==> flow/design.v <==
module ALU (
  input  logic [31:0] A, B,
  input  logic [3:0] ALUOp,
  output logic [31:0] Result,
  output logic Zero, Carry, Overflow, Negative
);
  logic [32:0] tmp;
  always_comb begin
    tmp = 33'd0;
    Carry = 0;
    Overflow = 0;
    case (ALUOp)
      4'b0000: begin  
        tmp = A + B;
        Result = tmp[31:0];
        Carry = tmp[32];
        Overflow = (~A[31] & ~B[31] & Result[31]) | (A[31] & B[31] & ~Result[31]);
      end
      4'b0001: begin  
        tmp = A - B;
        Result = tmp[31:0];
        Carry = tmp[32];
        Overflow = (A[31] & ~B[31] & ~Result[31]) | (~A[31] & B[31] & Result[31]);
      end
      4'b0010: Result = A & B;
      4'b0011: Result = A | B;
      4'b0100: Result = A ^ B;
      4'b0101: Result = ~A;
      4'b0110: Result = ~B;
      4'b0111: Result = A << B[4:0];
      4'b1000: Result = A >> B[4:0];
      4'b1001: Result = $signed(A) >>> B[4:0];
      default: Result = 32'd0;
    endcase
    Zero = (Result == 0);
    Negative = Result[31];
  end
endmodule
module ALUControl(
  input  logic [6:0] funct7,
  input  logic [2:0] funct3,
  input  logic [6:0] opcode,
  output logic [3:0] ALUOp
);
  always_comb begin
    case (opcode)
      7'b0110011: begin  
        case ({funct7, funct3})
          10'b0000000_000: ALUOp = 4'b0000;  
          10'b0100000_000: ALUOp = 4'b0001;  
          10'b0000000_111: ALUOp = 4'b0010;  
          10'b0000000_110: ALUOp = 4'b0011;  
          10'b0000000_100: ALUOp = 4'b0100;  
          10'b0000000_001: ALUOp = 4'b0111;  
          10'b0000000_101: ALUOp = 4'b1000;  
          10'b0100000_101: ALUOp = 4'b1001;  
          default: ALUOp = 4'b1111;
        endcase
      end
      default: ALUOp = 4'b1111;
    endcase
  end
endmodule
module InstructionDecoder(
  input  logic [31:0] instruction,
  output logic [6:0]  opcode,
  output logic [4:0]  rd,
  output logic [2:0]  funct3,
  output logic [4:0]  rs1,
  output logic [4:0]  rs2,
  output logic [6:0]  funct7
);
  assign opcode = instruction[6:0];
  assign rd     = instruction[11:7];
  assign funct3 = instruction[14:12];
  assign rs1    = instruction[19:15];
  assign rs2    = instruction[24:20];
  assign funct7 = instruction[31:25];
endmodule
module ALU_Pipeline(
  input  logic clk, rst,
  input  logic [31:0] A_in, B_in,
  input  logic [31:0] instr_in,
  output logic [31:0] Result_out,
  output logic Zero_out, Carry_out, Overflow_out, Negative_out
);
  logic [31:0] A_reg, B_reg;
  logic [3:0]  ALUOp;
  logic [31:0] instr_reg;
  logic [6:0] opcode, funct7;
  logic [4:0] rd, rs1, rs2;
  logic [2:0] funct3;
  logic [31:0] Result_comb;
  logic Zero_comb, Carry_comb, Overflow_comb, Negative_comb;
  always_ff @(posedge clk or posedge rst) begin
    if (rst) begin
      A_reg <= 0;
      B_reg <= 0;
      instr_reg <= 0;
    end else begin
      A_reg <= A_in;
      B_reg <= B_in;
      instr_reg <= instr_in;
    end
  end
  InstructionDecoder decoder (
    .instruction(instr_reg),
    .opcode(opcode),
    .rd(rd),
    .funct3(funct3),
    .rs1(rs1),
    .rs2(rs2),
    .funct7(funct7)
  );
  ALUControl control (
    .opcode(opcode),
    .funct3(funct3),
    .funct7(funct7),
    .ALUOp(ALUOp)
  );
  ALU alu_inst (
    .A(A_reg),
    .B(B_reg),
    .ALUOp(ALUOp),
    .Result(Result_comb),
    .Zero(Zero_comb),
    .Carry(Carry_comb),
    .Overflow(Overflow_comb),
    .Negative(Negative_comb)
  );
  always_ff @(posedge clk or posedge rst) begin
    if (rst) begin
      Result_out <= 0;
      Zero_out <= 0;
      Carry_out <= 0;
      Overflow_out <= 0;
      Negative_out <= 0;
    end else begin
      Result_out <= Result_comb;
      Zero_out <= Zero_comb;
      Carry_out <= Carry_comb;
      Overflow_out <= Overflow_comb;
      Negative_out <= Negative_comb;
    end
  end
endmodule
### Step by step through the tools: ALU_Pipeline

Tool output for the design above, in the order of the flow.
Lines are those of the file above, counted from 1.
Library cell names are shortened.
The mark - stands for no value.

| inputs | value |
|---|---|
| top | ALU_Pipeline |
| clock | clk |
| standard-cell library | sky130hd |
| library corner | tt_025C_1v80 |

### After elaboration

Counts by Yosys on the flattened word-level netlist (proc, flatten, opt, wreduce; memories kept). Register bits leave out memories and registers merged into their read ports (data or address); mux counts leave out enables and synchronous resets folded into registers. Print and check cells are left out. Cells with the same type and inputs are merged into one.

| storage and ports | value |
|---|---|
| output and inout bits | 36 |
| input port bits | 98 |
| register bits | 132 |
| cells after elaboration | 57 |

| cells by class | value |
|---|---|
| add/sub/neg operators | 2 |
| equal/unequal tests | 17 |
| reductions and logical operators | 3 |
| mux-type cells | 5 |
| shifts and indexed selects | 3 |
| bitwise operators | 19 |

Operators with widths:

| kind | number |
|---|---|
| parallel mux 32 bit (select 10 bit) | 1 |
| inverter 32 bit | 2 |
| equality test 10 x 3 -> 1 bit with constant B | 4 |
| adder 32 x 32 -> 33 bit | 1 |
| subtractor 32 x 32 -> 33 bit | 1 |
| bitwise AND 32 bit | 1 |
| bitwise OR 32 bit | 1 |
| bitwise XOR 32 bit | 1 |
| << shifter 32 x 5 -> 32 bit | 1 |
| right shift 32 x 5 -> 32 bit | 1 |
| >>> shifter 32 x 5 -> 32 bit | 1 |
| zero test 32 bit | 1 |
| parallel mux 4 bit (select 8 bit) | 1 |
| equality test 10 x 9 -> 1 bit with constant B | 2 |
| equality test 4 x 3 -> 1 bit with constant B | 4 |
| equality test 10 x 1 -> 1 bit with constant B | 1 |
| zero test 10 bit | 1 |
| bitwise AND 1 bit | 8 |
| equality test 4 x 2 -> 1 bit with constant B | 2 |
| equality test 4 bit with constant B | 2 |
| equality test 7 x 6 -> 1 bit with constant B | 1 |
| inverter 1 bit | 4 |
| equality test 4 x 1 -> 1 bit with constant B | 1 |
| zero test 4 bit | 1 |
| 2-to-1 mux 4 bit | 1 |
| parallel mux 1 bit (select 2 bit) | 2 |
| bitwise OR 1 bit | 2 |

### Longest topological paths

Yosys ltp: most cells in a row. Word level: on the elaborated netlist, between registers, memories and ports. Mapped: between sequential cells and ports; inverters and the memories' decode and read muxes count.

| logic depth | value |
|---|---|
| depth after elaboration | 6 |
| ABC_AREA | 0 |
| gate-level depth with buffers | 20 |
| gate-level depth less buffers | 15 |

### Synthesis result

Yosys stat after the flow's synthesis: flattened, memories mapped to cells. It holds for the ABC_AREA given above (unset counts as 0); a run with the other value may have another netlist.
The area totals of this step are shown rounded.

| mapped netlist | value |
|---|---|
| flip-flops | 116 |
| mapped area | 13,460 sq um |
| buffers | 136 |
| sequential part of the area | 2,903 sq um |
| standard cells after synthesis | 1,627 |

Cells by type:

| cell | number | area in all (sq um) |
|---|---|---|
| dfrtp_1 | 116 | 2.9E+03 |
| ha_1 | 98 | 1.23E+03 |
| mux4_2 | 48 | 1.08E+03 |
| a21oi_1 | 125 | 625.6 |
| nand2_1 | 158 | 593.069 |
| mux2i_1 | 55 | 550.528 |
| nor2_1 | 141 | 529.258 |
| o21ai_0 | 90 | 450.432 |
| mux2_2 | 34 | 382.867 |
| inv_1 | 97 | 364.099 |
| clkbuf_1 | 82 | 307.795 |
| nor3_1 | 41 | 205.197 |
| nand3_1 | 37 | 185.178 |
| mux4_1 | 7 | 183.926 |
| a221o_1 | 17 | 170.163 |
| a21o_1 | 21 | 157.651 |
| a22oi_1 | 21 | 157.651 |
| o2111ai_1 | 17 | 148.893 |

Not listed: further types 76, cells in them 422.
The figures by module come from a second, unflattened synthesis with its own total; it is not the netlist above.

| unflattened totals | value |
|---|---|
| cell total of the unflattened synthesis | 1,586 |
| area total of the unflattened synthesis | 13,420 sq um |

Each row is one instance without its submodules.

Modules:

| module | cells | times used | sequential area (sq um) | area (sq um) |
|---|---|---|---|---|
| ALU | 1,401 | 1 | 0.0 | 9,743 |
| ALU_Pipeline | 133 | 1 | 3,303 | 3,307 |
| InstructionDecoder | 32 | 1 | 0.0 | 240.2 |
| ALUControl | 20 | 1 | 0.0 | 126.4 |

### Path before layout

OpenSTA on the mapped netlist: ideal clock, no wires. The path of least setup slack (recovery checks aside). Input and output delay are each 20% of the period. Register names are those of the netlist, which keeps one name where synthesis merged equal registers.

| timing post-synthesis | value |
|---|---|
| kind | flip-flop to flip-flop |
| from | register B_reg[3] |
| to | register Zero_out |
| data arrival time | 5,278 ps |
| clock period | 7,000 ps |
| path delay | 5,374 ps |
| slack | 1,627 ps |
| setup time | 96 ps |
| time at the first pin | 0 ps |
| path buffers | 5 |
| required time | 6,904 ps |
| stages on the path | 18 |
| period reached after synthesis | 5,373 ps |

"path delay" = arrival - input delay + setup time.
"stages on the path": output pins that drive a net of the path, with the launching flip-flop's if there is one; two outputs of one cell count as two.
"period reached after synthesis" is the clock period less the worst setup slack; recovery checks do not enter. This is arithmetic on one report: input and output delays are still those of the set period (20% each).
The rows between start and end are the longest chain of elaborated cells between them; the timing report does not say that the signal goes this way. Where chains are equally long, one stands for them.
Each line given opens the expression or statement behind the cell; cells for indexed reads and writes are added by Yosys, which also makes memories of some case tables.

| between the ends, post-synthesis | value |
|---|---|
| cell sequence | dfrtp_1 -> buf_2 -> inv_1 -> buf_1 -> buf_1 -> buf_1 -> ha_1 -> clkbuf_1 -> o41ai_2 -> a21boi_0 -> o311ai_0 -> xor2_1 -> o221ai_1 -> or4_1 -> or4_1 -> or4_1 -> or4_1 -> nor4_2 |
| cells in the longest elaborated chain | 3 |
| elaborated cells on any way between the ends | 11 |
| RTL lines with such cells | 11 |
| those cells by class | 2 x add/sub; 3 x shift; 1 x mux; 4 x logic; 1 x reduce/logical |

RTL lines, path post-synthesis:

| element | line | text |
|---|---|---|
| start, declared | 87 | `logic [31:0] A_reg, B_reg;` |
| start, assigned | 98 | `B_reg <= 0;` |
| start, assigned | 102 | `B_reg <= B_in;` |
| subtractor 32 x 32 -> 33 bit | 20 | `tmp = A - B;` |
| parallel mux 32 bit (select 10 bit) | 12 | `case (ALUOp)` |
| zero test 32 bit | 35 | `Zero = (Result == 0);` |
| end, assigned | 134 | `Zero_out <= 0;` |
| end, assigned | 140 | `Zero_out <= Zero_comb;` |
| end, declared | 85 | `output logic Zero_out, Carry_out, Overflow_out, Negative_out` |

Some nets on the timed path still bear RTL names; the line given drives or declares the net.

Nets with RTL names, path post-synthesis:

| net | line |
|---|---|
| Result_comb[11] | 12 |

### Path in the finished layout

From the final timing report of run 1: the path of least setup slack in the routed layout; clock arrival at registers is part of the times.
The report prints the path's times to 10 ps; the period is as set.

| timing after layout | value |
|---|---|
| kind | flip-flop to flip-flop |
| from | register B_reg[3] |
| to | register Zero_out |
| slack | 270 ps |
| path buffers | 4 |
| time at the first pin | 480 ps |
| required time | 7,650 ps |
| setup time | 90 ps |
| clock period | 7,260 ps |
| stages on the path | 19 |
| data arrival time | 7,380 ps |

The rows between start and end are the longest chain of elaborated cells between them; the timing report does not say that the signal goes this way. Where chains are equally long, one stands for them.

| between the ends, after layout | value |
|---|---|
| cell sequence | dfrtp_1 -> buf_2 -> inv_1 -> buf_1 -> clkbuf_2 -> ha_1 -> clkbuf_1 -> nand2b_1 -> o311ai_1 -> nand2_1 -> xnor2_1 -> a2111oi_0 -> o21ai_0 -> nor4_1 -> nand4bb_1 -> or4_1 -> or4_1 -> or4_1 -> nor4_2 |
| cells in the longest elaborated chain | 3 |
| elaborated cells on any way between the ends | 11 |
| RTL lines with such cells | 11 |
| those cells by class | 2 x add/sub; 3 x shift; 1 x mux; 4 x logic; 1 x reduce/logical |

RTL lines, path after layout:

| element | line | text |
|---|---|---|
| start, declared | 87 | `logic [31:0] A_reg, B_reg;` |
| start, assigned | 98 | `B_reg <= 0;` |
| start, assigned | 102 | `B_reg <= B_in;` |
| subtractor 32 x 32 -> 33 bit | 20 | `tmp = A - B;` |
| parallel mux 32 bit (select 10 bit) | 12 | `case (ALUOp)` |
| zero test 32 bit | 35 | `Zero = (Result == 0);` |
| end, assigned | 134 | `Zero_out <= 0;` |
| end, assigned | 140 | `Zero_out <= Zero_comb;` |
| end, declared | 85 | `output logic Zero_out, Carry_out, Overflow_out, Negative_out` |

Some nets on the timed path still bear RTL names; the line given drives or declares the net.

Nets with RTL names, path after layout:

| net | line |
|---|---|
| Result_comb[6] | 12 |

## Implementation results

Settings and measured results of 2 stored flow runs for module ALU_Pipeline (sky130hd), not sorted in any way. The constraints put input and output delay at 20% of the set period each and load the outputs with 0.01 pF.
"clock period reached" means the clock period less the worst setup slack. The figure is calculated, with input and output delays left at 20% of the set period.
"time used up by the worst setup path": the worst setup path's part of the clock period (all of it between registers, 20% less for each end at a port) less its slack. A launch clock that arrives late makes it longer, a capture clock that arrives late makes it shorter.
By "total power of the final layout" is meant OpenSTA's value without simulated activity: inputs other than the clock are taken to toggle once in ten clock periods, and the tool carries that through the logic.
"time used up by the worst setup path" is given in steps of 10 ps.
The measured numbers are rounded.

## Run 1

==> flow/run.sh <==
#!/bin/bash
# the make line also repeats the synthesis and layout settings of config.mk as NAME=value (left out here)
make -C /OpenROAD-flow-scripts/flow DESIGN_CONFIG=/design/flow/config.mk WORK_HOME=/design/flow/orfs CLKGATE_MAP_FILE= finish
==> flow/config.mk <==
export PLATFORM = sky130hd
export DESIGN_NAME = ALU_Pipeline
export DESIGN_NICKNAME = ALU_Pipeline
export VERILOG_FILES = /design/flow/design.v
export SDC_FILE = /design/flow/constraint.sdc
export NUM_CORES = 4
export LEC_CHECK = 0
export CAP_MARGIN = 20
export CORE_ASPECT_RATIO = 1.13
export CORE_MARGIN = 2
export CORE_UTILIZATION = 40
export GPL_TIMING_DRIVEN = 0
export HOLD_SLACK_MARGIN = 0.16
export SLEW_MARGIN = 15
==> flow/constraint.sdc <==
create_clock -name core_clock -period 7.26 [get_ports {clk}]
set_input_delay 1.4520 -clock core_clock [delete_from_list [all_inputs] [get_ports {clk}]]
set_output_delay 1.4520 -clock core_clock [all_outputs]
set_load 0.01 [all_outputs]

| result of run 1 | value |
|---|---|
| final setup TNS | 0 ps |
| final design utilization | 47.6 % |
| lowest setup slack | 269 ps |
| full die area | 35,130 sq um |
| standard-cell area of the final layout | 15,820 sq um |
| clock period reached | 6,991 ps |
| total power of the final layout | 0.0025 W |
| final worst hold slack | 868 ps |
| time used up by the worst setup path | 6,990 ps |
| type of the worst setup path | flip-flop to flip-flop |
| area of the synthesized netlist | 13,460 sq um |

## Run 2

==> flow/run.sh <==
#!/bin/bash
# the make line also repeats the synthesis and layout settings of config.mk as NAME=value (left out here)
make -C /OpenROAD-flow-scripts/flow DESIGN_CONFIG=/design/flow/config.mk WORK_HOME=/design/flow/orfs CLKGATE_MAP_FILE= finish
==> flow/config.mk <==
export PLATFORM = sky130hd
export DESIGN_NAME = ALU_Pipeline
export DESIGN_NICKNAME = ALU_Pipeline
export VERILOG_FILES = /design/flow/design.v
export SDC_FILE = /design/flow/constraint.sdc
export NUM_CORES = 4
export LEC_CHECK = 0
export CAP_MARGIN = 5
export CORE_MARGIN = 6
export CORE_UTILIZATION = 31
export CTS_CLUSTER_DIAMETER = 124
export CTS_CLUSTER_SIZE = 75
export GPL_ROUTABILITY_DRIVEN = 1
export MAX_ROUTING_LAYER = met4
export MIN_ROUTING_LAYER = met2
export PLACE_DENSITY_LB_ADDON = 0.09
export SLEW_MARGIN = 30
==> flow/constraint.sdc <==
create_clock -name core_clock -period 8.49 [get_ports {clk}]
set_input_delay 1.6980 -clock core_clock [delete_from_list [all_inputs] [get_ports {clk}]]
set_output_delay 1.6980 -clock core_clock [all_outputs]
set_load 0.01 [all_outputs]

| result of run 2 | value |
|---|---|
| final setup TNS | 0 ps |
| final design utilization | 36.8 % |
| lowest setup slack | 1,812 ps |
| full die area | 48,560 sq um |
| standard-cell area of the final layout | 15,610 sq um |
| clock period reached | 6,678 ps |
| total power of the final layout | 0.002199 W |
| final worst hold slack | 816 ps |
| time used up by the worst setup path | 6,680 ps |
| type of the worst setup path | flip-flop to flip-flop |
| area of the synthesized netlist | 13,460 sq um |
